==> flow/design.v <==
module delay_unit #(parameter DATA_WIDTH=32 )
(
input clk,
input reset,
input  [DATA_WIDTH-1:0] in_data,
output reg  [DATA_WIDTH-1:0] out_data
);
always @ (posedge clk, negedge reset )begin
  if(!reset) begin
    out_data<='b0;
  end
  else begin
    out_data<= in_data;
  end
end
endmodule
module Multiplier #(
    parameter DATA_WIDTH = 16
) (
    input wire signed [DATA_WIDTH-1:0] in1, in2,
    output wire signed [2*DATA_WIDTH-1:0] out
);
  assign out = in1*in2;
endmodule
module Complex_MUX2x1 #(
    parameter DATA_WIDTH = 18
) (
    input       wire                          sel,
    input       wire      [DATA_WIDTH-1:0]    in0_r, in0_i,
    input       wire      [DATA_WIDTH-1:0]    in1_r, in1_i,
    output      wire      [DATA_WIDTH-1:0]    out_r, out_i
);
assign out_r = sel?in1_r:in0_r;
assign out_i = sel?in1_i:in0_i;
endmodule
module Butterfly #(
    parameter   DATA_WIDTH = 18
) (
    input   wire                                          en,  
    input   wire    signed        [DATA_WIDTH-1:0]        in1_r, in1_i,
    input   wire    signed        [DATA_WIDTH-1:0]        in2_r, in2_i,
    output  wire    signed        [DATA_WIDTH-1:0]        sum_out_r, sum_out_i,
    output  wire    signed        [DATA_WIDTH-1:0]        diff_out_r, diff_out_i
);
    assign sum_out_r = en? in1_r + in2_r:'b0;
    assign sum_out_i = en? in1_i + in2_i:'b0;
    assign diff_out_r = en? in1_r - in2_r:'b0;
    assign diff_out_i = en? in1_i - in2_i:'b0;
endmodule
module Memory_Shifter 
#(parameter MEMORY_DEPTH=8 ,DATA_WIDTH=16)
 (input    [DATA_WIDTH-1:0]    data_in_r, data_in_i,
 input      clk,
 input      rst,
 output   [DATA_WIDTH-1:0] data_out_r, data_out_i
);
    genvar i ;
wire [DATA_WIDTH-1:0] out_data_r [0:MEMORY_DEPTH-1];
wire [DATA_WIDTH-1:0] out_data_i [0:MEMORY_DEPTH-1];
    generate 
        for(i=0;i<(MEMORY_DEPTH);i=i+1)begin :for_loop
            if(i==0) begin
               delay_unit #(.DATA_WIDTH(DATA_WIDTH)) u0_r   (.clk(clk),.reset(rst), .in_data(data_in_r), .out_data(out_data_r[i]) );
               delay_unit #(.DATA_WIDTH(DATA_WIDTH)) u0_i   (.clk(clk),.reset(rst), .in_data(data_in_i), .out_data(out_data_i[i]) );
            end
            else  begin
                delay_unit #(.DATA_WIDTH(DATA_WIDTH)) u1_r  (.clk(clk),.reset(rst), .in_data(out_data_r[i-1]), .out_data(out_data_r[i]) );
                delay_unit #(.DATA_WIDTH(DATA_WIDTH)) u1_i  (.clk(clk),.reset(rst), .in_data(out_data_i[i-1]), .out_data(out_data_i[i]) );
            end
        end
    endgenerate
    assign data_out_r = out_data_r[MEMORY_DEPTH-1];
    assign data_out_i = out_data_i[MEMORY_DEPTH-1];
endmodule
module MUX1_Control_unit #(parameter   NFFT = 64, STAGE_NO = 1 )
 (
    input   wire    clk, rst,
    input   wire    start_conv,
    output  reg     sel1   
);                
localparam  IDLE    = 0,
            INACTIVE = 1,
            ACTIVE = 2;
reg [$clog2(NFFT)-STAGE_NO:0] counter, counter_seq;      
reg [STAGE_NO:0]  end_control_counter;                   
reg [STAGE_NO:0]  end_control_counter_seq; 
reg end_control;                                         
reg [1:0] current_state, next_state;                    
always@(posedge clk or negedge rst) begin
    if(!rst) begin
        current_state <= 'b0;
        counter_seq <= 'b0;
        end_control_counter_seq <='b0;
    end
    else begin
        current_state <= next_state;
        counter_seq <= counter;
        end_control_counter_seq <= end_control_counter;
    end
end
always @(*) begin
    sel1         = 1'b0;
    end_control = 1'b1;
    counter     = 'b0;
    end_control_counter = 'b0;
    next_state  = IDLE;
    case (current_state)
        IDLE: begin
            sel1         = 1'b0;
            end_control = 1'b1;
            counter     = 'b0;
            end_control_counter = 'b0;
            if(start_conv) begin
                next_state = INACTIVE;
                end_control_counter = end_control_counter_seq + 1'b1;
                counter     = 'b0;
            end
            else begin
                next_state = IDLE;
                end_control_counter = end_control_counter_seq;
            end
        end
        INACTIVE: begin
            sel1         = 1'b0;
            end_control = 1'b0;
            if(counter_seq == 2**($clog2(NFFT)-STAGE_NO)-1) begin
                if(end_control_counter_seq == 2**(STAGE_NO-1)+1) begin
                    next_state = IDLE;
                    counter = 'b0;
                    end_control_counter = 'b0;
                end
                else begin
                    next_state  = ACTIVE;
                    sel1         = 1'b1;
                    counter = 'b0;
                    end_control_counter = end_control_counter_seq;
                end
            end
            else begin
                counter     = counter_seq + 1'b1;
                next_state  = INACTIVE;
                end_control_counter = end_control_counter_seq;
            end
        end
        ACTIVE: begin
            sel1         = 1'b1;
            end_control = 1'b0;
            if(counter_seq == 2**($clog2(NFFT)-STAGE_NO)-1) begin
                counter = 'b0;
                next_state = INACTIVE;
                sel1         = 1'b0;
                end_control_counter = end_control_counter_seq + 1'b1;
            end
            else begin
                counter     = counter_seq + 1'b1;
                next_state = ACTIVE;
                end_control_counter = end_control_counter_seq;
            end
        end
        default: begin
            sel1         = 1'b0;
            end_control = 1'b1;
            counter     = 'b0;
            end_control_counter = 'b0;
            next_state  = IDLE;
        end
    endcase
end
endmodule
module Address_gen_1st_fft #( parameter   STAGE_NO = 1,NFFT = 64 )
(
    input       wire                        clk, rst,
    input       wire                        Twiddle_active,
    output      reg [5:0]      Twiddle_address  
);
localparam  IDLE = 0,
            ADDRESS_GEN = 1;
reg [5:0] counter, counter_seq;
reg                  current_state, next_state;
always @(posedge clk or negedge rst) begin
    if(!rst) begin
        counter_seq <= 'b0;
        current_state <= IDLE;
    end
    else begin
        counter_seq <= counter;
        current_state <= next_state;
    end
end
always @(*) begin
       next_state = IDLE;
       Twiddle_address = 'b0;
       counter = 'b0;
       case (current_state)
           IDLE:begin
                Twiddle_address = 'b0;
                counter = 'b0;
                    if(Twiddle_active == 1'b1) begin
                        next_state = ADDRESS_GEN;
                    end
                    else begin
                        next_state = IDLE;
                    end
                end
           ADDRESS_GEN:begin
                    counter = counter_seq + 1'b1;
		            Twiddle_address=counter_seq[4]*counter_seq[5];  
                    if(counter_seq == NFFT-1)begin  
                    next_state = IDLE;
                    end
                    else begin
                    next_state = ADDRESS_GEN;
                    end
                        end
        endcase
end
endmodule
module Address_gen_2nd_fft #( parameter   STAGE_NO = 2,NFFT = 64 )
(
    input       wire                        clk, rst,
    input       wire                        Twiddle_active,
    output      reg  [5:0]     Twiddle_address  
);
localparam  IDLE = 0,
            ADDRESS_GEN = 1;
reg [5:0] counter, counter_seq     ;
reg                  current_state, next_state;
always @(posedge clk or negedge rst) begin
    if(!rst) begin
        counter_seq <= 'b0;
        current_state <= IDLE;
    end
    else begin
        counter_seq <= counter;
        current_state <= next_state;
    end
end
always @(*) begin
       next_state = IDLE;
       Twiddle_address = 'b0;
       counter = 'b0;
       case (current_state)
          IDLE:begin
                   Twiddle_address = 'b0;
                    counter = 'b0;
                    if(Twiddle_active == 1'b1) begin
                        next_state = ADDRESS_GEN;
                    end
                    else begin
                        next_state = IDLE;
                    end
                end
            ADDRESS_GEN:begin
                counter = counter_seq + 1'b1;
        		       Twiddle_address=counter_seq[3]*{counter_seq[4],counter_seq[5]};  
                        if(counter_seq == NFFT-1)begin  
                            next_state = IDLE;
                            end
                        else begin
                            next_state = ADDRESS_GEN;
                            end
                        end
        endcase
end
endmodule
module Address_gen_3rd_fft #( parameter  STAGE_NO = 3, NFFT = 64 )
(
    input       wire                        clk, rst,
    input       wire                        Twiddle_active,
    output      reg  [5:0]     Twiddle_address  
);
localparam  IDLE = 0,
            ADDRESS_GEN = 1;
reg [5:0] counter, counter_seq     ;
reg                    current_state, next_state;
always @(posedge clk or negedge rst) begin
    if(!rst) begin
        counter_seq <= 'b0;
        current_state <= IDLE;
    end
    else begin
        counter_seq <= counter;
        current_state <= next_state;
    end
end
always @(*) begin
    next_state = IDLE;
    Twiddle_address = 'b0;
    counter = 'b0;
    case (current_state)
        IDLE:begin
            Twiddle_address = 'b0;
            counter = 'b0;
            if(Twiddle_active == 1'b1) begin
                next_state = ADDRESS_GEN;
            end
            else begin
                next_state = IDLE;
            end
        end
        ADDRESS_GEN: begin
            counter = counter_seq + 1'b1;
            Twiddle_address = counter_seq;
            if(counter_seq == NFFT-1)begin  
                next_state = IDLE;
                end
            else begin
                next_state = ADDRESS_GEN;
                end
            end
    endcase
end
endmodule
module Address_gen_4th_fft #(parameter   STAGE_NO = 4, NFFT = 64 )
(
    input       wire                        clk, rst,
    input       wire                        Twiddle_active,
    output      reg  [5:0]     Twiddle_address   
);
localparam  IDLE = 0,
            ADDRESS_GEN = 1;
reg [5:0] counter, counter_seq     ;
reg                    current_state, next_state;
always @(posedge clk or negedge rst) begin
    if(!rst) begin
        counter_seq <= 'b0;
        current_state <= IDLE;
    end
    else begin
        counter_seq <= counter;
        current_state <= next_state;
    end
end
always @(*) begin
       next_state = IDLE;
       Twiddle_address = 'b0;
       counter = 'b0;
       case (current_state)
         IDLE:begin
            Twiddle_address = 'b0;
            counter = 'b0;
            if(Twiddle_active == 1'b1) begin
                next_state = ADDRESS_GEN;
            end
            else begin
                next_state = IDLE;
            end
        end
         ADDRESS_GEN:begin
                counter = counter_seq + 1'b1;
                Twiddle_address=counter_seq[1]*counter_seq[2];  
                if(counter_seq == NFFT-1)begin  
                    next_state = IDLE;
                    end
                else  begin
                      next_state = ADDRESS_GEN;
                      end
                    end
       endcase
end
endmodule
module Address_gen_5th_fft #(parameter   STAGE_NO = 5, NFFT = 64 )
(
    input       wire                        clk, rst,
    input       wire                        Twiddle_active,
    output      reg  [5:0]                  Twiddle_address
);
localparam  IDLE = 0,
            ADDRESS_GEN = 1;
reg [5:0] counter, counter_seq     ;
reg                    current_state, next_state;
always @(posedge clk or negedge rst) begin
    if(!rst) begin
        counter_seq <= 'b0;
        current_state <= IDLE;
    end
    else begin
        counter_seq <= counter;
        current_state <= next_state;
    end
end
always @(*) begin
       next_state = IDLE;
       Twiddle_address = 'b0;
       counter = 'b0;
       case (current_state)
            IDLE:begin
                Twiddle_address = 'b0;
                counter = 'b0;
                if(Twiddle_active == 1'b1) begin
                    next_state = ADDRESS_GEN;
                end
                else begin
                    next_state = IDLE;
                     end
                end
            ADDRESS_GEN: begin
                counter = counter_seq + 1'b1;
                Twiddle_address=counter_seq[0]*{counter_seq[1],counter_seq[2]};  
                if(counter_seq == NFFT-1)  
                    next_state = IDLE;
                else
                    next_state = ADDRESS_GEN;
            end
    endcase
end
endmodule
module Trivial_multiplier_fft #(
    parameter INTEGER_SIZE = 6,
              FRACT_SIZE = 12
) (
    input   wire            [5:0]                            address,
    input   wire                                             clk, rst,
    input   wire    signed  [INTEGER_SIZE+FRACT_SIZE-1:0]    in1_r,in1_i,
    output  wire    signed  [INTEGER_SIZE+FRACT_SIZE-1:0]    out_r,out_i
);
localparam DATA_WIDTH = INTEGER_SIZE+FRACT_SIZE ;
wire signed [DATA_WIDTH-1:0] res_r, res_i;
assign res_r = (address[0]) ?  in1_i : in1_r;
assign res_i = (address[0]) ? -in1_r : in1_i;
delay_unit #(.DATA_WIDTH(DATA_WIDTH)) D_r (.clk(clk), .reset(rst), .in_data(res_r), .out_data(out_r));
delay_unit #(.DATA_WIDTH(DATA_WIDTH)) D_i (.clk(clk), .reset(rst), .in_data(res_i), .out_data(out_i));
endmodule
module Constant_Multiplier_fft #(
    parameter INTEGER_SIZE = 6,
                FRACT_SIZE = 12,
                NFFT=64
) (
    input   wire            [5:0]               address,
    input   wire                                             clk, rst,
    input   wire    signed  [INTEGER_SIZE+FRACT_SIZE-1:0]    in1_r,in1_i,
    output  wire    signed  [INTEGER_SIZE+FRACT_SIZE-1:0]    out_r,out_i
);
localparam DATA_WIDTH = INTEGER_SIZE+FRACT_SIZE ;
reg signed  [INTEGER_SIZE+FRACT_SIZE-1:0]    in2_r,in2_i;
wire signed [2*DATA_WIDTH-1:0]               prod1, prod2, prod3, prod4;
wire signed [2*DATA_WIDTH-1:0]               prod1_seq, prod2_seq, prod3_seq, prod4_seq;
always @(*) begin
	case (address) 
	'd0 : begin
	in2_r= 'b000010000000000000; 
	in2_i= 'b000000000000000000;
	end
	'd1 : begin
	in2_r= 'b000001011010100000;
	in2_i= 'b111110100101100000;
	end
	'd2 : begin
	in2_r= 'b000000000000000000;
	in2_i= 'b111110000000000000;
	end
	'd3 : begin
	in2_r= 'b111110100101100000;
	in2_i= 'b111110100101100000;
	end
	default:begin
	in2_r='b0;
	in2_i='b0;
	end
	endcase
end
wire signed [DATA_WIDTH-1:0]   temp1, temp2,temp3,temp4;
assign temp1=prod1_seq>>FRACT_SIZE;
assign temp2=prod2_seq>>FRACT_SIZE;
assign temp3=prod3_seq>>FRACT_SIZE;
assign temp4=prod4_seq>>FRACT_SIZE;
assign out_r = (temp1 - temp2);
assign out_i = (temp3 + temp4);
Multiplier #(.DATA_WIDTH(DATA_WIDTH)) M0 (.in1(in1_r), .in2(in2_r), .out(prod1));
Multiplier #(.DATA_WIDTH(DATA_WIDTH)) M1 (.in1(in1_i), .in2(in2_i), .out(prod2));
Multiplier #(.DATA_WIDTH(DATA_WIDTH)) M2 (.in1(in1_r), .in2(in2_i), .out(prod3));
Multiplier #(.DATA_WIDTH(DATA_WIDTH)) M3 (.in1(in2_r), .in2(in1_i), .out(prod4));
delay_unit #(.DATA_WIDTH(2*DATA_WIDTH)) D1 (.clk(clk), .reset(rst), .in_data(prod1), .out_data(prod1_seq));
delay_unit #(.DATA_WIDTH(2*DATA_WIDTH)) D2 (.clk(clk), .reset(rst), .in_data(prod2), .out_data(prod2_seq));
delay_unit #(.DATA_WIDTH(2*DATA_WIDTH)) D3 (.clk(clk), .reset(rst), .in_data(prod3), .out_data(prod3_seq));
delay_unit #(.DATA_WIDTH(2*DATA_WIDTH)) D4 (.clk(clk), .reset(rst), .in_data(prod4), .out_data(prod4_seq));
endmodule
module Complex_Multiplier_fft #(
    parameter INTEGER_SIZE = 8,
                FRACT_SIZE = 8
) (
    input   wire                                             clk, rst,
    input   wire    signed  [INTEGER_SIZE+FRACT_SIZE-1:0]    in1_r,in1_i,
    input   wire    signed  [INTEGER_SIZE+FRACT_SIZE-1:0]    in2_r,in2_i,
    output  wire    signed  [INTEGER_SIZE+FRACT_SIZE-1:0]    out_r,out_i
);
localparam DATA_WIDTH = INTEGER_SIZE+FRACT_SIZE ;
wire signed [2*DATA_WIDTH-1:0] prod1, prod2, prod3, prod4;
wire signed [2*DATA_WIDTH-1:0] prod1_seq, prod2_seq, prod3_seq, prod4_seq;
wire signed [DATA_WIDTH-1:0]   temp1, temp2,temp3,temp4;
assign temp1=prod1_seq>>FRACT_SIZE;
assign temp2=prod2_seq>>FRACT_SIZE;
assign temp3=prod3_seq>>FRACT_SIZE;
assign temp4=prod4_seq>>FRACT_SIZE;
assign out_r = (temp1 - temp2);
assign out_i = (temp3 + temp4);
Multiplier #(.DATA_WIDTH(DATA_WIDTH)) M0 (.in1(in1_r), .in2(in2_r), .out(prod1));
Multiplier #(.DATA_WIDTH(DATA_WIDTH)) M1 (.in1(in1_i), .in2(in2_i), .out(prod2));
Multiplier #(.DATA_WIDTH(DATA_WIDTH)) M2 (.in1(in1_r), .in2(in2_i), .out(prod3));
Multiplier #(.DATA_WIDTH(DATA_WIDTH)) M3 (.in1(in2_r), .in2(in1_i), .out(prod4));
delay_unit #(.DATA_WIDTH(2*DATA_WIDTH)) D1 (.clk(clk), .reset(rst), .in_data(prod1), .out_data(prod1_seq));
delay_unit #(.DATA_WIDTH(2*DATA_WIDTH)) D2 (.clk(clk), .reset(rst), .in_data(prod2), .out_data(prod2_seq));
delay_unit #(.DATA_WIDTH(2*DATA_WIDTH)) D3 (.clk(clk), .reset(rst), .in_data(prod3), .out_data(prod3_seq));
delay_unit #(.DATA_WIDTH(2*DATA_WIDTH)) D4 (.clk(clk), .reset(rst), .in_data(prod4), .out_data(prod4_seq));
endmodule
module Twiddle_Factor_fft_3rd_stage #(
    parameter NFFT = 64,
              DATA_WIDTH = 18
) (
    input   wire            [5:0]               address,
    output  reg     signed  [DATA_WIDTH-1:0]    data_real, data_imag
);
always @(*) begin
    case (address)
    6'd0: begin data_real = 18'sd8192; data_imag = 18'sd0; end  
    6'd1: begin data_real = 18'sd8192; data_imag = 18'sd0; end  
    6'd2: begin data_real = 18'sd8192; data_imag = 18'sd0; end  
    6'd3: begin data_real = 18'sd8192; data_imag = 18'sd0; end  
    6'd4: begin data_real = 18'sd8192; data_imag = 18'sd0; end  
    6'd5: begin data_real = 18'sd8192; data_imag = 18'sd0; end  
    6'd6: begin data_real = 18'sd8192; data_imag = 18'sd0; end  
    6'd7: begin data_real = 18'sd8192; data_imag = 18'sd0; end  
    6'd8: begin data_real = 18'sd8192; data_imag = 18'sd0; end  
    6'd9: begin data_real = 18'sd7568; data_imag = -18'sd3135; end  
    6'd10: begin data_real = 18'sd5793; data_imag = -18'sd5793; end  
    6'd11: begin data_real = 18'sd3135; data_imag = -18'sd7568; end  
    6'd12: begin data_real = 18'sd0; data_imag = -18'sd8192; end  
    6'd13: begin data_real = -18'sd3135; data_imag = -18'sd7568; end  
    6'd14: begin data_real = -18'sd5793; data_imag = -18'sd5793; end  
    6'd15: begin data_real = -18'sd7568; data_imag = -18'sd3135; end  
    6'd16: begin data_real = 18'sd8192; data_imag = 18'sd0; end  
    6'd17: begin data_real = 18'sd8035; data_imag = -18'sd1598; end  
    6'd18: begin data_real = 18'sd7568; data_imag = -18'sd3135; end  
    6'd19: begin data_real = 18'sd6811; data_imag = -18'sd4551; end  
    6'd20: begin data_real = 18'sd5793; data_imag = -18'sd5793; end  
    6'd21: begin data_real = 18'sd4551; data_imag = -18'sd6811; end  
    6'd22: begin data_real = 18'sd3135; data_imag = -18'sd7568; end  
    6'd23: begin data_real = 18'sd1598; data_imag = -18'sd8035; end  
    6'd24: begin data_real = 18'sd8192; data_imag = 18'sd0; end  
    6'd25: begin data_real = 18'sd6811; data_imag = -18'sd4551; end  
    6'd26: begin data_real = 18'sd3135; data_imag = -18'sd7568; end  
    6'd27: begin data_real = -18'sd1598; data_imag = -18'sd8035; end  
    6'd28: begin data_real = -18'sd5793; data_imag = -18'sd5793; end  
    6'd29: begin data_real = -18'sd8035; data_imag = -18'sd1598; end  
    6'd30: begin data_real = -18'sd7568; data_imag = 18'sd3135; end  
    6'd31: begin data_real = -18'sd4551; data_imag = 18'sd6811; end  
    6'd32: begin data_real = 18'sd8192; data_imag = 18'sd0; end  
    6'd33: begin data_real = 18'sd8153; data_imag = -18'sd803; end  
    6'd34: begin data_real = 18'sd8035; data_imag = -18'sd1598; end  
    6'd35: begin data_real = 18'sd7839; data_imag = -18'sd2378; end  
    6'd36: begin data_real = 18'sd7568; data_imag = -18'sd3135; end  
    6'd37: begin data_real = 18'sd7225; data_imag = -18'sd3862; end  
    6'd38: begin data_real = 18'sd6811; data_imag = -18'sd4551; end  
    6'd39: begin data_real = 18'sd6333; data_imag = -18'sd5197; end  
    6'd40: begin data_real = 18'sd8192; data_imag = 18'sd0; end  
    6'd41: begin data_real = 18'sd7225; data_imag = -18'sd3862; end  
    6'd42: begin data_real = 18'sd4551; data_imag = -18'sd6811; end  
    6'd43: begin data_real = 18'sd803; data_imag = -18'sd8153; end  
    6'd44: begin data_real = -18'sd3135; data_imag = -18'sd7568; end  
    6'd45: begin data_real = -18'sd6333; data_imag = -18'sd5197; end  
    6'd46: begin data_real = -18'sd8035; data_imag = -18'sd1598; end  
    6'd47: begin data_real = -18'sd7839; data_imag = 18'sd2378; end  
    6'd48: begin data_real = 18'sd8192; data_imag = 18'sd0; end  
    6'd49: begin data_real = 18'sd7839; data_imag = -18'sd2378; end  
    6'd50: begin data_real = 18'sd6811; data_imag = -18'sd4551; end  
    6'd51: begin data_real = 18'sd5197; data_imag = -18'sd6333; end  
    6'd52: begin data_real = 18'sd3135; data_imag = -18'sd7568; end  
    6'd53: begin data_real = 18'sd803; data_imag = -18'sd8153; end  
    6'd54: begin data_real = -18'sd1598; data_imag = -18'sd8035; end  
    6'd55: begin data_real = -18'sd3862; data_imag = -18'sd7225; end  
    6'd56: begin data_real = 18'sd8192; data_imag = 18'sd0; end  
    6'd57: begin data_real = 18'sd6333; data_imag = -18'sd5197; end  
    6'd58: begin data_real = 18'sd1598; data_imag = -18'sd8035; end  
    6'd59: begin data_real = -18'sd3862; data_imag = -18'sd7225; end  
    6'd60: begin data_real = -18'sd7568; data_imag = -18'sd3135; end  
    6'd61: begin data_real = -18'sd7839; data_imag = 18'sd2378; end  
    6'd62: begin data_real = -18'sd4551; data_imag = 18'sd6811; end  
    6'd63: begin data_real = 18'sd803; data_imag = 18'sd8153; end  
    default: begin data_real = 'b0; data_imag = 'b0; end
    endcase
end
endmodule
module FFT_1st_stage #(
    parameter   INTEGER_SIZE = 6,
                FRACT_SIZE = 12,
                STAGE_NO = 1,
                NFFT = 64
) (
    input       wire                                             clk, rst,
    input       wire                                             start_conv,
    input       wire    signed  [INTEGER_SIZE+FRACT_SIZE-1:0]    serial_in_r, serial_in_i,
    output      wire    signed  [INTEGER_SIZE+FRACT_SIZE-1:0]    serial_out_r, serial_out_i
);
localparam DATA_WIDTH = INTEGER_SIZE+FRACT_SIZE ;
wire signed [DATA_WIDTH-1:0]        BUF_in_r, BUF_in_i;      
wire signed [DATA_WIDTH-1:0]        BUF_out_r, BUF_out_i;    
wire signed [DATA_WIDTH-1:0]        BFLY_out1_r, BFLY_out1_i;    
wire signed [DATA_WIDTH-1:0]        BFLY_out2_r, BFLY_out2_i;    
wire signed [DATA_WIDTH-1:0]        MUL_r_buf_in, MUL_r_buf_out;
wire signed [DATA_WIDTH-1:0]        MUL_i_buf_in, MUL_i_buf_out;
wire signed [DATA_WIDTH-1:0]        TF_r_buf_out, TF_i_buf_out;
wire signed [DATA_WIDTH-1:0]        MUX2_in0_r, MUX2_in0_i;
wire signed [DATA_WIDTH-1:0]        MUX2_in1_r, MUX2_in1_i;
wire                                sel1, sel2                 ;
wire        [5:0]      Twiddle_address;
Complex_MUX2x1 #(.DATA_WIDTH(DATA_WIDTH)) MUX1 (
    .sel(sel1),
    .in0_r(serial_in_r), 
    .in0_i(serial_in_i),
    .in1_r(BFLY_out2_r),
    .in1_i(BFLY_out2_i),
    .out_r(BUF_in_r),
    .out_i(BUF_in_i)
    );
Memory_Shifter #(   .DATA_WIDTH(DATA_WIDTH), 
                    .MEMORY_DEPTH(2**($clog2(NFFT)-STAGE_NO))) MS1 (  
    .clk(clk),
    .rst(rst),
    .data_in_r(BUF_in_r),
    .data_in_i(BUF_in_i),
    .data_out_r(BUF_out_r),
    .data_out_i(BUF_out_i)
);
Butterfly #(.DATA_WIDTH(DATA_WIDTH)) BF1 (
    .en(sel1),
    .in1_r(BUF_out_r),
    .in1_i(BUF_out_i),
    .in2_r(serial_in_r),
    .in2_i(serial_in_i),
    .sum_out_r(BFLY_out1_r),
    .sum_out_i(BFLY_out1_i),
    .diff_out_r(BFLY_out2_r),
    .diff_out_i(BFLY_out2_i)
);
delay_unit #(.DATA_WIDTH(1)) DU_SEL1_MUX2 (
    .clk(clk),
    .reset(rst),
    .in_data(sel1),
    .out_data(sel2)
);
Complex_MUX2x1 #(.DATA_WIDTH(DATA_WIDTH)) MUX2 (
    .sel(sel2),
    .in0_r(MUX2_in0_r),
    .in0_i(MUX2_in0_i),
    .in1_r(MUX2_in1_r),
    .in1_i(MUX2_in1_i),
    .out_r(MUL_r_buf_in),
    .out_i(MUL_i_buf_in)
);
delay_unit #(.DATA_WIDTH(DATA_WIDTH)) DU_MUX2_MUL_r (
    .clk(clk),
    .reset(rst),
    .in_data(MUL_r_buf_in),
    .out_data(MUL_r_buf_out)
);
delay_unit #(.DATA_WIDTH(DATA_WIDTH)) DU_MUX2_MUL_i (
    .clk(clk),
    .reset(rst),
    .in_data(MUL_i_buf_in),
    .out_data(MUL_i_buf_out)
);
MUX1_Control_unit #(.NFFT(NFFT), .STAGE_NO(STAGE_NO)) CU1 (
    .clk(clk),
    .rst(rst),
    .start_conv(start_conv),
    .sel1(sel1)
);
Address_gen_1st_fft #(.STAGE_NO(STAGE_NO), .NFFT(NFFT)) CU4 (
    .clk(clk),
    .rst(rst),
    .Twiddle_active(sel2),
    .Twiddle_address(Twiddle_address)
);
Trivial_multiplier_fft #(.INTEGER_SIZE(INTEGER_SIZE), .FRACT_SIZE(FRACT_SIZE)) MUL1 (
    .clk(clk),
    .rst(rst),
    .address(Twiddle_address),
    .in1_r(MUL_r_buf_out),
    .in1_i(MUL_i_buf_out),
    .out_r(serial_out_r),
    .out_i(serial_out_i)
);
delay_unit #(.DATA_WIDTH(DATA_WIDTH)) DU1_MS_r (
    .clk(clk),
    .reset(rst),
    .in_data(BUF_out_r),
    .out_data(MUX2_in0_r)
);
delay_unit #(.DATA_WIDTH(DATA_WIDTH)) DU1_MS_i (
    .clk(clk),
    .reset(rst),
    .in_data(BUF_out_i),
    .out_data(MUX2_in0_i)
);
delay_unit #(.DATA_WIDTH(DATA_WIDTH)) DU1_BF_r (
    .clk(clk),
    .reset(rst),
    .in_data(BFLY_out1_r),
    .out_data(MUX2_in1_r)
);
delay_unit #(.DATA_WIDTH(DATA_WIDTH)) DU1_BF_i (
    .clk(clk),
    .reset(rst),
    .in_data(BFLY_out1_i),
    .out_data(MUX2_in1_i)
);
endmodule
module FFT_2nd_stage #(
    parameter   INTEGER_SIZE = 6,
                FRACT_SIZE = 12,
                STAGE_NO = 1,
                NFFT = 64
) (
    input       wire                                             clk, rst,
    input       wire                                             start_conv,
    input       wire    signed  [INTEGER_SIZE+FRACT_SIZE-1:0]    serial_in_r, serial_in_i,
    output      wire    signed  [INTEGER_SIZE+FRACT_SIZE-1:0]    serial_out_r, serial_out_i
);
localparam DATA_WIDTH = INTEGER_SIZE+FRACT_SIZE ;
wire signed [DATA_WIDTH-1:0]        BUF_in_r, BUF_in_i;      
wire signed [DATA_WIDTH-1:0]        BUF_out_r, BUF_out_i;    
wire signed [DATA_WIDTH-1:0]        BFLY_out1_r, BFLY_out1_i;    
wire signed [DATA_WIDTH-1:0]        BFLY_out2_r, BFLY_out2_i;    
wire signed [DATA_WIDTH-1:0]        MUL_r_buf_in, MUL_r_buf_out;
wire signed [DATA_WIDTH-1:0]        MUL_i_buf_in, MUL_i_buf_out;
wire signed [DATA_WIDTH-1:0]        TF_r_buf_out, TF_i_buf_out;
wire signed [DATA_WIDTH-1:0]        MUX2_in0_r, MUX2_in0_i;
wire signed [DATA_WIDTH-1:0]        MUX2_in1_r, MUX2_in1_i;
wire                                sel1, sel2  ;
wire        [5:0]      Twiddle_address;
Complex_MUX2x1 #(.DATA_WIDTH(DATA_WIDTH)) MUX1 (
    .sel(sel1),
    .in0_r(serial_in_r), 
    .in0_i(serial_in_i),
    .in1_r(BFLY_out2_r),
    .in1_i(BFLY_out2_i),
    .out_r(BUF_in_r),
    .out_i(BUF_in_i)
    );
Memory_Shifter #(   .DATA_WIDTH(DATA_WIDTH), 
                    .MEMORY_DEPTH(2**($clog2(NFFT)-STAGE_NO))) MS1 (  
    .clk(clk),
    .rst(rst),
    .data_in_r(BUF_in_r),
    .data_in_i(BUF_in_i),
    .data_out_r(BUF_out_r),
    .data_out_i(BUF_out_i)
);
Butterfly #(.DATA_WIDTH(DATA_WIDTH)) BF1 (
    .en(sel1),
    .in1_r(BUF_out_r),
    .in1_i(BUF_out_i),
    .in2_r(serial_in_r),
    .in2_i(serial_in_i),
    .sum_out_r(BFLY_out1_r),
    .sum_out_i(BFLY_out1_i),
    .diff_out_r(BFLY_out2_r),
    .diff_out_i(BFLY_out2_i)
);
delay_unit #(.DATA_WIDTH(1)) DU_SEL1_MUX2 (
    .clk(clk),
    .reset(rst),
    .in_data(sel1),
    .out_data(sel2)
);
Complex_MUX2x1 #(.DATA_WIDTH(DATA_WIDTH)) MUX2 (
    .sel(sel2),
    .in0_r(MUX2_in0_r),
    .in0_i(MUX2_in0_i),
    .in1_r(MUX2_in1_r),
    .in1_i(MUX2_in1_i),
    .out_r(MUL_r_buf_in),
    .out_i(MUL_i_buf_in)
);
delay_unit #(.DATA_WIDTH(DATA_WIDTH)) DU_MUX2_MUL_r (
    .clk(clk),
    .reset(rst),
    .in_data(MUL_r_buf_in),
    .out_data(MUL_r_buf_out)
);
delay_unit #(.DATA_WIDTH(DATA_WIDTH)) DU_MUX2_MUL_i (
    .clk(clk),
    .reset(rst),
    .in_data(MUL_i_buf_in),
    .out_data(MUL_i_buf_out)
);
MUX1_Control_unit #(.NFFT(NFFT), .STAGE_NO(STAGE_NO)) CU1 (
    .clk(clk),
    .rst(rst),
    .start_conv(start_conv),
    .sel1(sel1)
);
Address_gen_2nd_fft #(.STAGE_NO(STAGE_NO), .NFFT(NFFT)) CU4 (
    .clk(clk),
    .rst(rst),
    .Twiddle_active(sel2),
    .Twiddle_address(Twiddle_address)
);
Constant_Multiplier_fft #(.INTEGER_SIZE(INTEGER_SIZE), .FRACT_SIZE(FRACT_SIZE)) MUL1 (
    .clk(clk),
    .rst(rst),
    .address(Twiddle_address),
    .in1_r(MUL_r_buf_out),
    .in1_i(MUL_i_buf_out),
    .out_r(serial_out_r),
    .out_i(serial_out_i)
);
delay_unit #(.DATA_WIDTH(DATA_WIDTH)) DU1_MS_r (
    .clk(clk),
    .reset(rst),
    .in_data(BUF_out_r),
    .out_data(MUX2_in0_r)
);
delay_unit #(.DATA_WIDTH(DATA_WIDTH)) DU1_MS_i (
    .clk(clk),
    .reset(rst),
    .in_data(BUF_out_i),
    .out_data(MUX2_in0_i)
);
delay_unit #(.DATA_WIDTH(DATA_WIDTH)) DU1_BF_r (
    .clk(clk),
    .reset(rst),
    .in_data(BFLY_out1_r),
    .out_data(MUX2_in1_r)
);
delay_unit #(.DATA_WIDTH(DATA_WIDTH)) DU1_BF_i (
    .clk(clk),
    .reset(rst),
    .in_data(BFLY_out1_i),
    .out_data(MUX2_in1_i)
);
endmodule
module FFT_3rd_stage #(
    parameter   INTEGER_SIZE = 6,
                FRACT_SIZE = 12,
                STAGE_NO = 1,
                NFFT = 64
) (
    input       wire                                             clk, rst,
    input       wire                                             start_conv,
    input       wire    signed  [INTEGER_SIZE+FRACT_SIZE-1:0]    serial_in_r, serial_in_i,
    output      wire    signed  [INTEGER_SIZE+FRACT_SIZE-1:0]    serial_out_r, serial_out_i
);
localparam DATA_WIDTH = INTEGER_SIZE+FRACT_SIZE ;
wire signed [DATA_WIDTH-1:0]        BUF_in_r, BUF_in_i;      
wire signed [DATA_WIDTH-1:0]        BUF_out_r, BUF_out_i;    
wire signed [DATA_WIDTH-1:0]        BFLY_out1_r, BFLY_out1_i;    
wire signed [DATA_WIDTH-1:0]        BFLY_out2_r, BFLY_out2_i;    
wire signed [DATA_WIDTH-1:0]        MUL_r_buf_in, MUL_r_buf_out;
wire signed [DATA_WIDTH-1:0]        MUL_i_buf_in, MUL_i_buf_out;
wire signed [DATA_WIDTH-1:0]        TF_r_buf_out, TF_i_buf_out;
wire signed [DATA_WIDTH-1:0]        MUX2_in0_r, MUX2_in0_i;
wire signed [DATA_WIDTH-1:0]        MUX2_in1_r, MUX2_in1_i;
wire                                sel1, sel2                  ;
wire        [5:0]      Twiddle_address;
Complex_MUX2x1 #(.DATA_WIDTH(DATA_WIDTH)) MUX1 (
    .sel(sel1),
    .in0_r(serial_in_r), 
    .in0_i(serial_in_i),
    .in1_r(BFLY_out2_r),
    .in1_i(BFLY_out2_i),
    .out_r(BUF_in_r),
    .out_i(BUF_in_i)
    );
Memory_Shifter #(   .DATA_WIDTH(DATA_WIDTH), 
                    .MEMORY_DEPTH(2**($clog2(NFFT)-STAGE_NO))) MS1 (  
    .clk(clk),
    .rst(rst),
    .data_in_r(BUF_in_r),
    .data_in_i(BUF_in_i),
    .data_out_r(BUF_out_r),
    .data_out_i(BUF_out_i)
);
Butterfly #(.DATA_WIDTH(DATA_WIDTH)) BF1 (
    .en(sel1),
    .in1_r(BUF_out_r),
    .in1_i(BUF_out_i),
    .in2_r(serial_in_r),
    .in2_i(serial_in_i),
    .sum_out_r(BFLY_out1_r),
    .sum_out_i(BFLY_out1_i),
    .diff_out_r(BFLY_out2_r),
    .diff_out_i(BFLY_out2_i)
);
delay_unit #(.DATA_WIDTH(1)) DU_SEL1_MUX2 (
    .clk(clk),
    .reset(rst),
    .in_data(sel1),
    .out_data(sel2)
);
Complex_MUX2x1 #(.DATA_WIDTH(DATA_WIDTH)) MUX2 (
    .sel(sel2),
    .in0_r(MUX2_in0_r),
    .in0_i(MUX2_in0_i),
    .in1_r(MUX2_in1_r),
    .in1_i(MUX2_in1_i),
    .out_r(MUL_r_buf_in),
    .out_i(MUL_i_buf_in)
);
delay_unit #(.DATA_WIDTH(DATA_WIDTH)) DU_MUX2_MUL_r (
    .clk(clk),
    .reset(rst),
    .in_data(MUL_r_buf_in),
    .out_data(MUL_r_buf_out)
);
delay_unit #(.DATA_WIDTH(DATA_WIDTH)) DU_MUX2_MUL_i (
    .clk(clk),
    .reset(rst),
    .in_data(MUL_i_buf_in),
    .out_data(MUL_i_buf_out)
);
MUX1_Control_unit #(.NFFT(NFFT), .STAGE_NO(STAGE_NO)) CU1 (
    .clk(clk),
    .rst(rst),
    .start_conv(start_conv),
    .sel1(sel1)
);
Address_gen_3rd_fft #(.STAGE_NO(STAGE_NO), .NFFT(NFFT)) CU4 (
    .clk(clk),
    .rst(rst),
    .Twiddle_active(sel2),
    .Twiddle_address(Twiddle_address)
);
Twiddle_Factor_fft_3rd_stage #(.NFFT(NFFT), .DATA_WIDTH(DATA_WIDTH)) TF1 (
    .address(Twiddle_address),
    .data_real(TF_r_buf_out),
    .data_imag(TF_i_buf_out)
);
Complex_Multiplier_fft #(.INTEGER_SIZE(INTEGER_SIZE), .FRACT_SIZE(FRACT_SIZE)) MUL1 (
    .clk(clk),
    .rst(rst),
    .in1_r(MUL_r_buf_out),
    .in1_i(MUL_i_buf_out),
    .in2_r(TF_r_buf_out),
    .in2_i(TF_i_buf_out),
    .out_r(serial_out_r),
    .out_i(serial_out_i)
);
delay_unit #(.DATA_WIDTH(DATA_WIDTH)) DU1_MS_r (
    .clk(clk),
    .reset(rst),
    .in_data(BUF_out_r),
    .out_data(MUX2_in0_r)
);
delay_unit #(.DATA_WIDTH(DATA_WIDTH)) DU1_MS_i (
    .clk(clk),
    .reset(rst),
    .in_data(BUF_out_i),
    .out_data(MUX2_in0_i)
);
delay_unit #(.DATA_WIDTH(DATA_WIDTH)) DU1_BF_r (
    .clk(clk),
    .reset(rst),
    .in_data(BFLY_out1_r),
    .out_data(MUX2_in1_r)
);
delay_unit #(.DATA_WIDTH(DATA_WIDTH)) DU1_BF_i (
    .clk(clk),
    .reset(rst),
    .in_data(BFLY_out1_i),
    .out_data(MUX2_in1_i)
);
endmodule
module FFT_4th_stage #(
    parameter   INTEGER_SIZE = 6,
                FRACT_SIZE = 12,
                STAGE_NO = 1,
                NFFT = 64
) (
    input       wire                                             clk, rst,
    input       wire                                             start_conv,
    input       wire    signed  [INTEGER_SIZE+FRACT_SIZE-1:0]    serial_in_r, serial_in_i,
    output      wire    signed  [INTEGER_SIZE+FRACT_SIZE-1:0]    serial_out_r, serial_out_i
);
localparam DATA_WIDTH = INTEGER_SIZE+FRACT_SIZE ;
wire signed [DATA_WIDTH-1:0]        BUF_in_r, BUF_in_i;      
wire signed [DATA_WIDTH-1:0]        BUF_out_r, BUF_out_i;    
wire signed [DATA_WIDTH-1:0]        BFLY_out1_r, BFLY_out1_i;    
wire signed [DATA_WIDTH-1:0]        BFLY_out2_r, BFLY_out2_i;    
wire signed [DATA_WIDTH-1:0]        MUL_r_buf_in, MUL_r_buf_out;
wire signed [DATA_WIDTH-1:0]        MUL_i_buf_in, MUL_i_buf_out;
wire signed [DATA_WIDTH-1:0]        TF_r_buf_out, TF_i_buf_out;
wire signed [DATA_WIDTH-1:0]        MUX2_in0_r, MUX2_in0_i;
wire signed [DATA_WIDTH-1:0]        MUX2_in1_r, MUX2_in1_i;
wire                                sel1, sel2  ;
wire        [5:0]      Twiddle_address;
Complex_MUX2x1 #(.DATA_WIDTH(DATA_WIDTH)) MUX1 (
    .sel(sel1),
    .in0_r(serial_in_r), 
    .in0_i(serial_in_i),
    .in1_r(BFLY_out2_r),
    .in1_i(BFLY_out2_i),
    .out_r(BUF_in_r),
    .out_i(BUF_in_i)
    );
Memory_Shifter #(   .DATA_WIDTH(DATA_WIDTH), 
                    .MEMORY_DEPTH(2**($clog2(NFFT)-STAGE_NO))) MS1 (  
    .clk(clk),
    .rst(rst),
    .data_in_r(BUF_in_r),
    .data_in_i(BUF_in_i),
    .data_out_r(BUF_out_r),
    .data_out_i(BUF_out_i)
);
Butterfly #(.DATA_WIDTH(DATA_WIDTH)) BF1 (
    .en(sel1),
    .in1_r(BUF_out_r),
    .in1_i(BUF_out_i),
    .in2_r(serial_in_r),
    .in2_i(serial_in_i),
    .sum_out_r(BFLY_out1_r),
    .sum_out_i(BFLY_out1_i),
    .diff_out_r(BFLY_out2_r),
    .diff_out_i(BFLY_out2_i)
);
delay_unit #(.DATA_WIDTH(1)) DU_SEL1_MUX2 (
    .clk(clk),
    .reset(rst),
    .in_data(sel1),
    .out_data(sel2)
);
Complex_MUX2x1 #(.DATA_WIDTH(DATA_WIDTH)) MUX2 (
    .sel(sel2),
    .in0_r(MUX2_in0_r),
    .in0_i(MUX2_in0_i),
    .in1_r(MUX2_in1_r),
    .in1_i(MUX2_in1_i),
    .out_r(MUL_r_buf_in),
    .out_i(MUL_i_buf_in)
);
delay_unit #(.DATA_WIDTH(DATA_WIDTH)) DU_MUX2_MUL_r (
    .clk(clk),
    .reset(rst),
    .in_data(MUL_r_buf_in),
    .out_data(MUL_r_buf_out)
);
delay_unit #(.DATA_WIDTH(DATA_WIDTH)) DU_MUX2_MUL_i (
    .clk(clk),
    .reset(rst),
    .in_data(MUL_i_buf_in),
    .out_data(MUL_i_buf_out)
);
MUX1_Control_unit #(.NFFT(NFFT), .STAGE_NO(STAGE_NO)) CU1 (
    .clk(clk),
    .rst(rst),
    .start_conv(start_conv),
    .sel1(sel1)
);
Address_gen_4th_fft #(.STAGE_NO(STAGE_NO), .NFFT(NFFT)) CU4 (
    .clk(clk),
    .rst(rst),
    .Twiddle_active(sel2),
    .Twiddle_address(Twiddle_address)
);
Trivial_multiplier_fft #(.INTEGER_SIZE(INTEGER_SIZE), .FRACT_SIZE(FRACT_SIZE)) MUL1 (
    .clk(clk),
    .rst(rst),
    .address(Twiddle_address),
    .in1_r(MUL_r_buf_out),
    .in1_i(MUL_i_buf_out),
    .out_r(serial_out_r),
    .out_i(serial_out_i)
);
delay_unit #(.DATA_WIDTH(DATA_WIDTH)) DU1_MS_r (
    .clk(clk),
    .reset(rst),
    .in_data(BUF_out_r),
    .out_data(MUX2_in0_r)
);
delay_unit #(.DATA_WIDTH(DATA_WIDTH)) DU1_MS_i (
    .clk(clk),
    .reset(rst),
    .in_data(BUF_out_i),
    .out_data(MUX2_in0_i)
);
delay_unit #(.DATA_WIDTH(DATA_WIDTH)) DU1_BF_r (
    .clk(clk),
    .reset(rst),
    .in_data(BFLY_out1_r),
    .out_data(MUX2_in1_r)
);
delay_unit #(.DATA_WIDTH(DATA_WIDTH)) DU1_BF_i (
    .clk(clk),
    .reset(rst),
    .in_data(BFLY_out1_i),
    .out_data(MUX2_in1_i)
);
endmodule
module FFT_5th_stage #(
    parameter   INTEGER_SIZE = 6,
                FRACT_SIZE = 12,
                STAGE_NO = 1,
                NFFT = 64
) (
    input       wire                                             clk, rst,
    input       wire                                             start_conv,
    input       wire    signed  [INTEGER_SIZE+FRACT_SIZE-1:0]    serial_in_r, serial_in_i,
    output      wire    signed  [INTEGER_SIZE+FRACT_SIZE-1:0]    serial_out_r, serial_out_i
);
localparam DATA_WIDTH = INTEGER_SIZE+FRACT_SIZE ;
wire signed [DATA_WIDTH-1:0]        BUF_in_r, BUF_in_i;      
wire signed [DATA_WIDTH-1:0]        BUF_out_r, BUF_out_i;    
wire signed [DATA_WIDTH-1:0]        BFLY_out1_r, BFLY_out1_i;    
wire signed [DATA_WIDTH-1:0]        BFLY_out2_r, BFLY_out2_i;    
wire signed [DATA_WIDTH-1:0]        MUL_r_buf_in, MUL_r_buf_out;
wire signed [DATA_WIDTH-1:0]        MUL_i_buf_in, MUL_i_buf_out;
wire signed [DATA_WIDTH-1:0]        TF_r_buf_out, TF_i_buf_out;
wire signed [DATA_WIDTH-1:0]        MUX2_in0_r, MUX2_in0_i;
wire signed [DATA_WIDTH-1:0]        MUX2_in1_r, MUX2_in1_i;
wire                                sel1, sel2  ;
wire        [5:0]      Twiddle_address;
Complex_MUX2x1 #(.DATA_WIDTH(DATA_WIDTH)) MUX1 (
    .sel(sel1),
    .in0_r(serial_in_r), 
    .in0_i(serial_in_i),
    .in1_r(BFLY_out2_r),
    .in1_i(BFLY_out2_i),
    .out_r(BUF_in_r),
    .out_i(BUF_in_i)
    );
Memory_Shifter #(   .DATA_WIDTH(DATA_WIDTH), 
                    .MEMORY_DEPTH(2**($clog2(NFFT)-STAGE_NO))) MS1 (  
    .clk(clk),
    .rst(rst),
    .data_in_r(BUF_in_r),
    .data_in_i(BUF_in_i),
    .data_out_r(BUF_out_r),
    .data_out_i(BUF_out_i)
);
Butterfly #(.DATA_WIDTH(DATA_WIDTH)) BF1 (
    .en(sel1),
    .in1_r(BUF_out_r),
    .in1_i(BUF_out_i),
    .in2_r(serial_in_r),
    .in2_i(serial_in_i),
    .sum_out_r(BFLY_out1_r),
    .sum_out_i(BFLY_out1_i),
    .diff_out_r(BFLY_out2_r),
    .diff_out_i(BFLY_out2_i)
);
delay_unit #(.DATA_WIDTH(1)) DU_SEL1_MUX2 (
    .clk(clk),
    .reset(rst),
    .in_data(sel1),
    .out_data(sel2)
);
Complex_MUX2x1 #(.DATA_WIDTH(DATA_WIDTH)) MUX2 (
    .sel(sel2),
    .in0_r(MUX2_in0_r),
    .in0_i(MUX2_in0_i),
    .in1_r(MUX2_in1_r),
    .in1_i(MUX2_in1_i),
    .out_r(MUL_r_buf_in),
    .out_i(MUL_i_buf_in)
);
delay_unit #(.DATA_WIDTH(DATA_WIDTH)) DU_MUX2_MUL_r (
    .clk(clk),
    .reset(rst),
    .in_data(MUL_r_buf_in),
    .out_data(MUL_r_buf_out)
);
delay_unit #(.DATA_WIDTH(DATA_WIDTH)) DU_MUX2_MUL_i (
    .clk(clk),
    .reset(rst),
    .in_data(MUL_i_buf_in),
    .out_data(MUL_i_buf_out)
);
MUX1_Control_unit #(.NFFT(NFFT), .STAGE_NO(STAGE_NO)) CU1 (
    .clk(clk),
    .rst(rst),
    .start_conv(start_conv),
    .sel1(sel1)
);
Address_gen_5th_fft #(.STAGE_NO(STAGE_NO), .NFFT(NFFT)) CU4 (
    .clk(clk),
    .rst(rst),
    .Twiddle_active(sel2),
    .Twiddle_address(Twiddle_address)
);
Constant_Multiplier_fft #(.INTEGER_SIZE(INTEGER_SIZE), .FRACT_SIZE(FRACT_SIZE)) MUL1 (
    .clk(clk),
    .rst(rst),
    .address(Twiddle_address),
    .in1_r(MUL_r_buf_out),
    .in1_i(MUL_i_buf_out),
    .out_r(serial_out_r),
    .out_i(serial_out_i)
);
delay_unit #(.DATA_WIDTH(DATA_WIDTH)) DU1_MS_r (
    .clk(clk),
    .reset(rst),
    .in_data(BUF_out_r),
    .out_data(MUX2_in0_r)
);
delay_unit #(.DATA_WIDTH(DATA_WIDTH)) DU1_MS_i (
    .clk(clk),
    .reset(rst),
    .in_data(BUF_out_i),
    .out_data(MUX2_in0_i)
);
delay_unit #(.DATA_WIDTH(DATA_WIDTH)) DU1_BF_r (
    .clk(clk),
    .reset(rst),
    .in_data(BFLY_out1_r),
    .out_data(MUX2_in1_r)
);
delay_unit #(.DATA_WIDTH(DATA_WIDTH)) DU1_BF_i (
    .clk(clk),
    .reset(rst),
    .in_data(BFLY_out1_i),
    .out_data(MUX2_in1_i)
);
endmodule
module FFT_6th_stage #(
    parameter   INTEGER_SIZE = 6,
                FRACT_SIZE = 12,
                STAGE_NO = 1,
                NFFT = 64
) (
    input       wire                                             clk, rst,
    input       wire                                             start_conv,
    input       wire    signed  [INTEGER_SIZE+FRACT_SIZE-1:0]    serial_in_r, serial_in_i,
    output      wire    signed  [INTEGER_SIZE+FRACT_SIZE-1:0]    serial_out_r, serial_out_i
);
localparam DATA_WIDTH = INTEGER_SIZE+FRACT_SIZE ;
wire signed [DATA_WIDTH-1:0]        BUF_in_r, BUF_in_i;      
wire signed [DATA_WIDTH-1:0]        BUF_out_r, BUF_out_i;    
wire signed [DATA_WIDTH-1:0]        BFLY_out1_r, BFLY_out1_i;    
wire signed [DATA_WIDTH-1:0]        BFLY_out2_r, BFLY_out2_i;    
wire signed [DATA_WIDTH-1:0]        MUL_r_buf_in, MUL_r_buf_out;
wire signed [DATA_WIDTH-1:0]        MUL_i_buf_in, MUL_i_buf_out;
wire signed [DATA_WIDTH-1:0]        TF_r_buf_out, TF_i_buf_out;
wire signed [DATA_WIDTH-1:0]        MUX2_in0_r, MUX2_in0_i;
wire signed [DATA_WIDTH-1:0]        MUX2_in1_r, MUX2_in1_i;
wire                                sel1, sel2               ;
Complex_MUX2x1 #(.DATA_WIDTH(DATA_WIDTH)) MUX1 (
    .sel(sel1),
    .in0_r(serial_in_r), 
    .in0_i(serial_in_i),
    .in1_r(BFLY_out2_r),
    .in1_i(BFLY_out2_i),
    .out_r(BUF_in_r),
    .out_i(BUF_in_i)
    );
Memory_Shifter #(   .DATA_WIDTH(DATA_WIDTH), 
                    .MEMORY_DEPTH(2**($clog2(NFFT)-STAGE_NO))) MS1 ( 
    .clk(clk),
    .rst(rst),
    .data_in_r(BUF_in_r),
    .data_in_i(BUF_in_i),
    .data_out_r(BUF_out_r),
    .data_out_i(BUF_out_i)
);
Butterfly #(.DATA_WIDTH(DATA_WIDTH)) BF1 (
    .en(sel1),
    .in1_r(BUF_out_r),
    .in1_i(BUF_out_i),
    .in2_r(serial_in_r), 
    .in2_i(serial_in_i), 
    .sum_out_r(BFLY_out1_r),
    .sum_out_i(BFLY_out1_i),
    .diff_out_r(BFLY_out2_r),
    .diff_out_i(BFLY_out2_i)
);
delay_unit #(.DATA_WIDTH(1)) DU_SEL1_MUX2 (
    .clk(clk),
    .reset(rst),
    .in_data(sel1),
    .out_data(sel2)
);
Complex_MUX2x1 #(.DATA_WIDTH(DATA_WIDTH)) MUX2 (
    .sel(sel2),
    .in0_r(MUX2_in0_r),
    .in0_i(MUX2_in0_i),
    .in1_r(MUX2_in1_r),
    .in1_i(MUX2_in1_i),
    .out_r(MUL_r_buf_in),
    .out_i(MUL_i_buf_in)
);
delay_unit #(.DATA_WIDTH(DATA_WIDTH)) DU_MUX2_MUL_r (
    .clk(clk),
    .reset(rst),
    .in_data(MUL_r_buf_in),
    .out_data(MUL_r_buf_out)  
);
delay_unit #(.DATA_WIDTH(DATA_WIDTH)) DU_MUX2_MUL_i (
    .clk(clk),
    .reset(rst),
    .in_data(MUL_i_buf_in),
    .out_data(MUL_i_buf_out)  
);
delay_unit #(.DATA_WIDTH(DATA_WIDTH)) last_delay_r (
    .clk(clk),
    .reset(rst),
    .in_data(MUL_r_buf_out),
    .out_data(serial_out_r)  
);
delay_unit #(.DATA_WIDTH(DATA_WIDTH)) last_delay_i (
    .clk(clk),
    .reset(rst),
    .in_data(MUL_i_buf_out),
    .out_data(serial_out_i)  
);
MUX1_Control_unit #(.NFFT(NFFT), .STAGE_NO(STAGE_NO)) CU1 (
    .clk(clk),
    .rst(rst),
    .start_conv(start_conv),
    .sel1(sel1)
);
delay_unit #(.DATA_WIDTH(DATA_WIDTH)) DU1_MS_r (
    .clk(clk),
    .reset(rst),
    .in_data(BUF_out_r),
    .out_data(MUX2_in0_r)
);
delay_unit #(.DATA_WIDTH(DATA_WIDTH)) DU1_MS_i (
    .clk(clk),
    .reset(rst),
    .in_data(BUF_out_i),
    .out_data(MUX2_in0_i)
);
delay_unit #(.DATA_WIDTH(DATA_WIDTH)) DU1_BF_r (
    .clk(clk),
    .reset(rst),
    .in_data(BFLY_out1_r),
    .out_data(MUX2_in1_r)
);
delay_unit #(.DATA_WIDTH(DATA_WIDTH)) DU1_BF_i (
    .clk(clk),
    .reset(rst),
    .in_data(BFLY_out1_i),
    .out_data(MUX2_in1_i)
);
endmodule
module Top_controller_fft #( parameter   NFFT = 64 )
(
    input   wire                    clk, rst,
    input   wire                    start_FFT,
    output  reg  [$clog2(NFFT)-1:0] start_stage,
    output  reg                     end_FFT, data_valid
);
    localparam  IDLE = 0,
                STAGE_OPERATION = 1,
                DATA_VALID = 3;
reg [$clog2(NFFT)-1:0] counter1, counter1_seq;   
reg [$clog2(NFFT)-1:0] counter_limit, counter_limit_seq;  
reg [$clog2(NFFT)-1:0] start_stage_seq;
reg [1:0]              current_state, next_state;
always @(posedge clk or negedge rst) begin
    if(!rst) begin
        counter1_seq <= 'b0;
        counter_limit_seq <= 'b0;
        current_state <= 2'b0;
        start_stage_seq <= 'b0;
    end
    else begin
        counter1_seq <= counter1;
        counter_limit_seq <= counter_limit;
        current_state <= next_state;
        start_stage_seq <= start_stage;
    end
end
always @(*) begin
    counter1 = 'b0;
    counter_limit = 'b0;
    next_state = IDLE;
    start_stage = 'b0;
    end_FFT = 1'b0;
    data_valid = 1'b0;
    case (current_state)
        IDLE: begin
            if(start_FFT) begin
                next_state = STAGE_OPERATION;
                start_stage = 'b1;
                counter1 = 'b0;
                counter_limit = NFFT>>1;
            end
            else begin
                next_state = IDLE;
                start_stage = 'b0;
                counter1 = 'b0;
                counter_limit = 'b0;
            end
        end 
        STAGE_OPERATION: begin
            counter_limit = counter_limit_seq;
            start_stage = start_stage_seq;
            if(counter1_seq == counter_limit_seq+2) begin
                if(start_stage[$clog2(NFFT)-1] == 1) begin  
                    next_state = DATA_VALID;
                    start_stage = 'b0;
                    counter1 = 'b0;
                    counter_limit = NFFT-1;
                    end_FFT = 1'b1;
                    data_valid = 1'b1;
                end
                else begin  
                    next_state = STAGE_OPERATION;
                    start_stage = start_stage_seq<<1;
                    counter1 = 'b0;
                    counter_limit = counter_limit_seq>>1;
                    end_FFT = 1'b0;
                end
            end
            else begin
                next_state = STAGE_OPERATION;
                counter1 = counter1_seq + 1'b1;
            end
        end
        DATA_VALID: begin
            counter_limit = counter_limit_seq;
            data_valid = 1'b1;
            if(counter1_seq == counter_limit_seq) begin  
                next_state = IDLE;
                counter1 = 'b0;
                data_valid = 1'b0;
            end
            else begin  
                next_state = DATA_VALID;
                counter1 = counter1_seq +1'b1;
            end
        end
    endcase
end
endmodule
module Top_FFT #(
    parameter   INTEGER_SIZE = 4,
                FRACT_SIZE = 14,
                NFFT = 64
) (
    input       wire                                             clk, rst,
    input       wire                                             start_FFT,
    input       wire    signed  [INTEGER_SIZE+FRACT_SIZE-1:0]    serial_in_r, serial_in_i,
    output      wire    signed  [INTEGER_SIZE+FRACT_SIZE-1:0]    serial_out_r, serial_out_i,
    output      wire                                             end_FFT, data_valid_FFT
);
localparam DATA_WIDTH = INTEGER_SIZE+FRACT_SIZE ;
wire    [$clog2(NFFT)-1:0]        start_stages;
wire    [DATA_WIDTH-1:0]        stage2_in_r, stage2_in_i;
wire    [DATA_WIDTH-1:0]        stage3_in_r, stage3_in_i;
wire    [DATA_WIDTH-1:0]        stage4_in_r, stage4_in_i;
wire    [DATA_WIDTH-1:0]        stage5_in_r, stage5_in_i;
wire    [DATA_WIDTH-1:0]        stage6_in_r, stage6_in_i;
wire    [DATA_WIDTH-1:0]        stage7_in_r, stage7_in_i;
FFT_1st_stage #(.INTEGER_SIZE(INTEGER_SIZE), .FRACT_SIZE(FRACT_SIZE), .STAGE_NO(1), .NFFT(NFFT)) ST1 (
    .clk(clk),
    .rst(rst),
    .start_conv(start_stages[0]),
    .serial_in_r(serial_in_r),
    .serial_in_i(serial_in_i),
    .serial_out_r(stage2_in_r),
    .serial_out_i(stage2_in_i)
);
FFT_2nd_stage #(.INTEGER_SIZE(INTEGER_SIZE), .FRACT_SIZE(FRACT_SIZE), .STAGE_NO(2), .NFFT(NFFT)) ST2 (
    .clk(clk),
    .rst(rst),
    .start_conv(start_stages[1]),
    .serial_in_r(stage2_in_r),
    .serial_in_i(stage2_in_i),
    .serial_out_r(stage3_in_r),
    .serial_out_i(stage3_in_i)
);
FFT_3rd_stage #(.INTEGER_SIZE(INTEGER_SIZE), .FRACT_SIZE(FRACT_SIZE), .STAGE_NO(3), .NFFT(NFFT)) ST3 (
    .clk(clk),
    .rst(rst),
    .start_conv(start_stages[2]),
    .serial_in_r(stage3_in_r),
    .serial_in_i(stage3_in_i),
    .serial_out_r(stage4_in_r),
    .serial_out_i(stage4_in_i)
);
FFT_4th_stage #(.INTEGER_SIZE(INTEGER_SIZE), .FRACT_SIZE(FRACT_SIZE), .STAGE_NO(4), .NFFT(NFFT)) ST4 (
    .clk(clk),
    .rst(rst),
    .start_conv(start_stages[3]),
    .serial_in_r(stage4_in_r),
    .serial_in_i(stage4_in_i),
    .serial_out_r(stage5_in_r),
    .serial_out_i(stage5_in_i)
);
FFT_5th_stage #(.INTEGER_SIZE(INTEGER_SIZE), .FRACT_SIZE(FRACT_SIZE), .STAGE_NO(5), .NFFT(NFFT)) ST5 (
    .clk(clk),
    .rst(rst),
    .start_conv(start_stages[4]),
    .serial_in_r(stage5_in_r),
    .serial_in_i(stage5_in_i),
    .serial_out_r(stage6_in_r),
    .serial_out_i(stage6_in_i)
);
FFT_6th_stage #(.INTEGER_SIZE(INTEGER_SIZE), .FRACT_SIZE(FRACT_SIZE), .STAGE_NO(6), .NFFT(NFFT)) ST6 (
    .clk(clk),
    .rst(rst),
    .start_conv(start_stages[5]),
    .serial_in_r(stage6_in_r),
    .serial_in_i(stage6_in_i),
    .serial_out_r(serial_out_r),
    .serial_out_i(serial_out_i)
);
Top_controller_fft #(.NFFT(NFFT)) TOP_CONT1 (
    .clk(clk),
    .rst(rst),
    .start_FFT(start_FFT),
    .start_stage(start_stages),
    .end_FFT(end_FFT),
    .data_valid(data_valid_FFT)
);
endmodule
### From RTL to reports: Top_FFT

What the tools print for Top_FFT, step after step.
Lines are those of the file above, counted from 1.
Operators carry their Yosys type and port widths (W data, S select, Z words).
Cell names lack the library's common part.
A cell with - has no value.

| design | value |
|---|---|
| design top | Top_FFT |
| clock port | clk |
| cell library | sky130hd |
| timing corner | tt_025C_1v80 |

### Word-level counts

Source: Yosys, flattened and elaborated. Widths are those after wreduce. Registers that Yosys merges into a memory's read port (data or address) are not register bits. Print and check cells do not count.
Yosys's memory passes give these memory sizes; they may raise the number of words (mostly to a power of two), join words into wider ones and drop unused or constant bits.

| operators by class | value |
|---|---|
| $add $sub $neg | 51 |
| $mul | 16 |
| equality and inequality tests | 63 |
| mux-type cells | 186 |
| bitwise operators | 6 |
| reductions and logical operators | 24 |

Operators by type and width:

| cell | count |
|---|---|
| $mul A18 B18 Y32 | 12 |
| $mux W18 | 40 |
| $add A18 B18 Y18 | 15 |
| $sub A18 B18 Y18 | 15 |
| $pmux W6 S2 | 10 |
| $pmux W18 S3 | 2 |
| $mux W6 | 13 |
| $pmux W18 S2 | 2 |
| $mux W2 | 27 |
| $add A6 B1 Y6 const B | 8 |
| $pmux W2 S3 | 8 |
| $mux W1 | 42 |

Not listed: further kinds 40, cells in them 152.

| storage and ports | value |
|---|---|
| flip-flop bits (word level) | 3529 |
| memory bits (read-only) | 2304 |
| memories kept | 1 |
| output and inout port bits | 38 |

Memories:

| memory | words | bits a word | rd ports | wr ports | line | source |
|---|---|---|---|---|---|---|
| (name not given) | 64 | 36 | 1 | 0 | 514 | `case (address)` |

### Logic depth

Yosys ltp: most cells in a row. Word level: on the elaborated netlist, between registers, memories and ports. Mapped: between sequential cells and ports; inverters and the memories' decode and read muxes count.

| logic depth | value |
|---|---|
| depth after elaboration | 6 |
| ABC_AREA | 0 |
| mapped depth | 39 |
| gate-level depth less buffers | 35 |

### Mapped cells and area

The flow's flattened synthesis, as Yosys stat reports it; memories are mapped. The netlist is that of the ABC_AREA named above (0 if unset); the other value can give another one.
The area totals of this step are shown rounded.

| synthesis totals | value |
|---|---|
| mapped cells | 17814 |
| chip area (Yosys) | 206000 um^2 |
| sequential area | 84300 um^2 |
| flip-flops | 3367 |
| buffer cells | 493 |

Cells by type:

| cell | count |
|---|---|
| dfrtp_1 | 3360 |
| fa_1 | 2350 |
| ha_1 | 1643 |
| inv_1 | 3554 |
| xnor2_1 | 561 |
| and2_1 | 671 |
| nand2_1 | 1068 |
| mux2_2 | 271 |
| nor2_1 | 770 |
| a21oi_1 | 576 |

Other cell types: 80; their cells: 2990.
By module: a second synthesis without flattening, with its own total; a netlist apart from the flattened one above.

| second synthesis, totals | value |
|---|---|
| cell total of the unflattened synthesis | 25498 |
| area total of the unflattened synthesis | 279000 um^2 |

Each row is one instance without its submodules.

Modules:

| module | times used | cells | area (um^2) |
|---|---|---|---|
| Multiplier #(DATA_WIDTH=18) | 12 | 1343 | 12100 |
| delay_unit #(DATA_WIDTH=18) | 168 | 18 | 450 |
| Butterfly #(DATA_WIDTH=18) | 6 | 588 | 3990 |
| delay_unit #(DATA_WIDTH=36) | 12 | 36 | 901 |
| Complex_MUX2x1 #(DATA_WIDTH=18) | 12 | 40 | 589 |
| Constant_Multiplier_fft | 2 | 246 | 1740 |
| Twiddle_Factor_fft_3rd_stage | 1 | 391 | 2470 |

Further modules, not shown: 28.

### Path before layout

Path of least setup slack by OpenSTA after synthesis, without wires, with an ideal clock, recovery checks aside; 20% of the period is set as input and as output delay. Where synthesis merged equal registers, the netlist keeps one of their names.

| path post-synthesis | value |
|---|---|
| path kind | register to register |
| start point | register ST3.CU4.current_state |
| end point | register ST3.MUL1.D2.out_data[29] |
| clock period | 12.0 ns |
| setup time | 0.080 ns |
| time at the first pin | 0.000 ns |
| arrival time | 8.881 ns |
| required time | 11.920 ns |
| slack | 3.039 ns |
| path delay | 8.961 ns |
| stages on the path | 38 |
| buffers on the path | 5 |
| synthesis period reached | 8.961 ns |

"path delay" = arrival - input delay + setup time.
"stages on the path" counts driving pins, that of a launching flip-flop among them; a cell with two outputs on the path counts twice.
"synthesis period reached" is the clock period less the worst setup slack; recovery checks do not enter. This is arithmetic on one report: input and output delays are still those of the set period (20% each).
Between the ends stands the longest chain of elaborated cells between them, by number of cells; it is not shown to be the way that was timed. Of several equally long chains one is given.
Each line given opens the expression or statement behind the cell; cells for indexed reads and writes are added by Yosys, which also makes memories of some case tables.
A memory read counts as a cell of the chain, while the word-level depth stops at memories.

| between the ends, post-synthesis | value |
|---|---|
| cells stage by stage | dfrtp_1 clkbuf_1 buf_1 nand2_1 inv_1 ha_1 clkbuf_1 clkbuf_1 [22 not listed] a211oi_1 nor3b_1 o31a_1 o221ai_1 a21boi_0 o21ai_0 nor2b_1 xnor2_1 |
| cells in the longest elaborated chain | 4 |

RTL lines, path post-synthesis:

| item | line | source |
|---|---|---|
| start: declaration | 275 | `reg                    current_state, next_state;` |
| start: assignment | 279 | `current_state <= IDLE;` |
| start: assignment | 283 | `current_state <= next_state;` |
| $not A1 Y1 | 290 | `case (current_state)` |
| $pmux W6 S2 | 290 |  |
| $mem_v2 Z64 W36 | 514 | `case (address)` |
| $mul A18 B18 Y32 | 23 | `assign out = in1*in2;` |
| end: assignment | 10 | `out_data<='b0;` |
| end: assignment | 13 | `out_data<= in_data;` |
| end: declaration | 6 | `output reg  [DATA_WIDTH-1:0] out_data` |

### Path in the finished layout

Path of least setup slack in the final report of run 1 (OpenROAD, finished layout, wires in). Where an end is a register, its clock arrival counts in the times.

| path after layout | value |
|---|---|
| path kind | register to register |
| start point | register ST3.CU4.current_state |
| end point | register ST3.MUL1.D4.out_data[30] |
| clock period | 8.4 ns |
| setup time | 0.10 ns |
| time at the first pin | 0.93 ns |
| arrival time | 9.57 ns |
| required time | 9.21 ns |
| slack | -0.35 ns |
| stages on the path | 36 |
| buffers on the path | 5 |

Between the ends stands the longest chain of elaborated cells between them, by number of cells; it is not shown to be the way that was timed. Of several equally long chains one is given.
A memory read counts as a cell of the chain, while the word-level depth stops at memories.

| between the ends, after layout | value |
|---|---|
| cells stage by stage | dfrtp_1 buf_8 buf_12 nand2_8 ha_4 inv_1 o211ai_1 nand2_1 [20 not listed] and2_4 a211oi_2 o21a_2 o2111a_1 o31a_1 a211o_1 a21o_1 xor2_2 |
| cells in the longest elaborated chain | 4 |

RTL lines, path after layout:

| item | line | source |
|---|---|---|
| start: declaration | 275 | `reg                    current_state, next_state;` |
| start: assignment | 279 | `current_state <= IDLE;` |
| start: assignment | 283 | `current_state <= next_state;` |
| $not A1 Y1 | 290 | `case (current_state)` |
| $pmux W6 S2 | 290 |  |
| $mem_v2 Z64 W36 | 514 | `case (address)` |
| $mul A18 B18 Y32 | 23 | `assign out = in1*in2;` |
| end: assignment | 10 | `out_data<='b0;` |
| end: assignment | 13 | `out_data<= in_data;` |
| end: declaration | 6 | `output reg  [DATA_WIDTH-1:0] out_data` |

Wiki page: Top_FFT / flow data

Module Top_FFT, platform sky130hd: 5 stored runs of the flow (Yosys, OpenROAD) with differing settings, in no particular order. Input and output delays are each 20% of the period that was set; the output load is 0.01 pF.
"worst setup path time" = time allowed to the worst setup path (clock period - input delay - output delay, where it has them) - its slack; a late launch clock adds to it, a late capture clock takes from it.
The results are shown rounded.
Settings: - = not set for that run.

| stored run | CAP_MARGIN | CORE_UTILIZATION | CTS_CLUSTER_DIAMETER | CTS_CLUSTER_SIZE | GPL_ROUTABILITY_DRIVEN | GPL_TIMING_DRIVEN | PLACE_DENSITY_LB_ADDON | SETUP_SLACK_MARGIN | TNS_END_PERCENT | period_ns | CORE_MARGIN | SLEW_MARGIN | PLACE_DENSITY | ABC_AREA | CELL_PAD_IN_SITES_DETAIL_PLACEMENT | worst slack on setup checks (ns) | total negative setup slack (ns) | Yosys chip area after synthesis (um^2) | worst hold slack after layout (ns) | full die area (um^2) | worst setup path time (ns) | worst setup path kind | final design utilization (%) |
|---|---|---|---|---|---|---|---|---|---|---|---|---|---|---|---|---|---|---|---|---|---|---|---|
| run 1 | 15 | 36 | 182 | 15 | 0 | 0 | 0.05 | -0.31 | 70 | 8.4 | 2 | 20 | - | - | - | -0.353 | -5.92 | 206000 | 0.287 | 577000 | 8.75 | register to register | 40.3 |
| run 2 | 20 | 40 | - | - | - | - | - | - | - | 10.7 | 2 | 20 | 0.6 | - | - | 1.14 | 0.000 | 206000 | 0.283 | 520000 | 9.56 | register to register | 44.3 |
| run 3 | 20 | 40 | - | - | - | - | - | 0.53 | - | 10.7 | 2 | 20 | 0.6 | - | - | 1.14 | 0.000 | 206000 | 0.283 | 520000 | 9.56 | register to register | 44.3 |
| run 4 | 20 | 40 | - | - | - | - | - | - | - | 13.3 | 2 | 20 | 0.6 | - | - | 2.50 | 0.000 | 206000 | 0.262 | 520000 | 10.80 | register to register | 44.2 |
| run 5 | 15 | 36 | 220 | 15 | 0 | 0 | 0.08 | -0.31 | 70 | 8.4 | 4 | 5 | - | 1 | 2 | -0.170 | -1.12 | 214000 | 0.284 | 606000 | 8.57 | register to register | 39.6 |
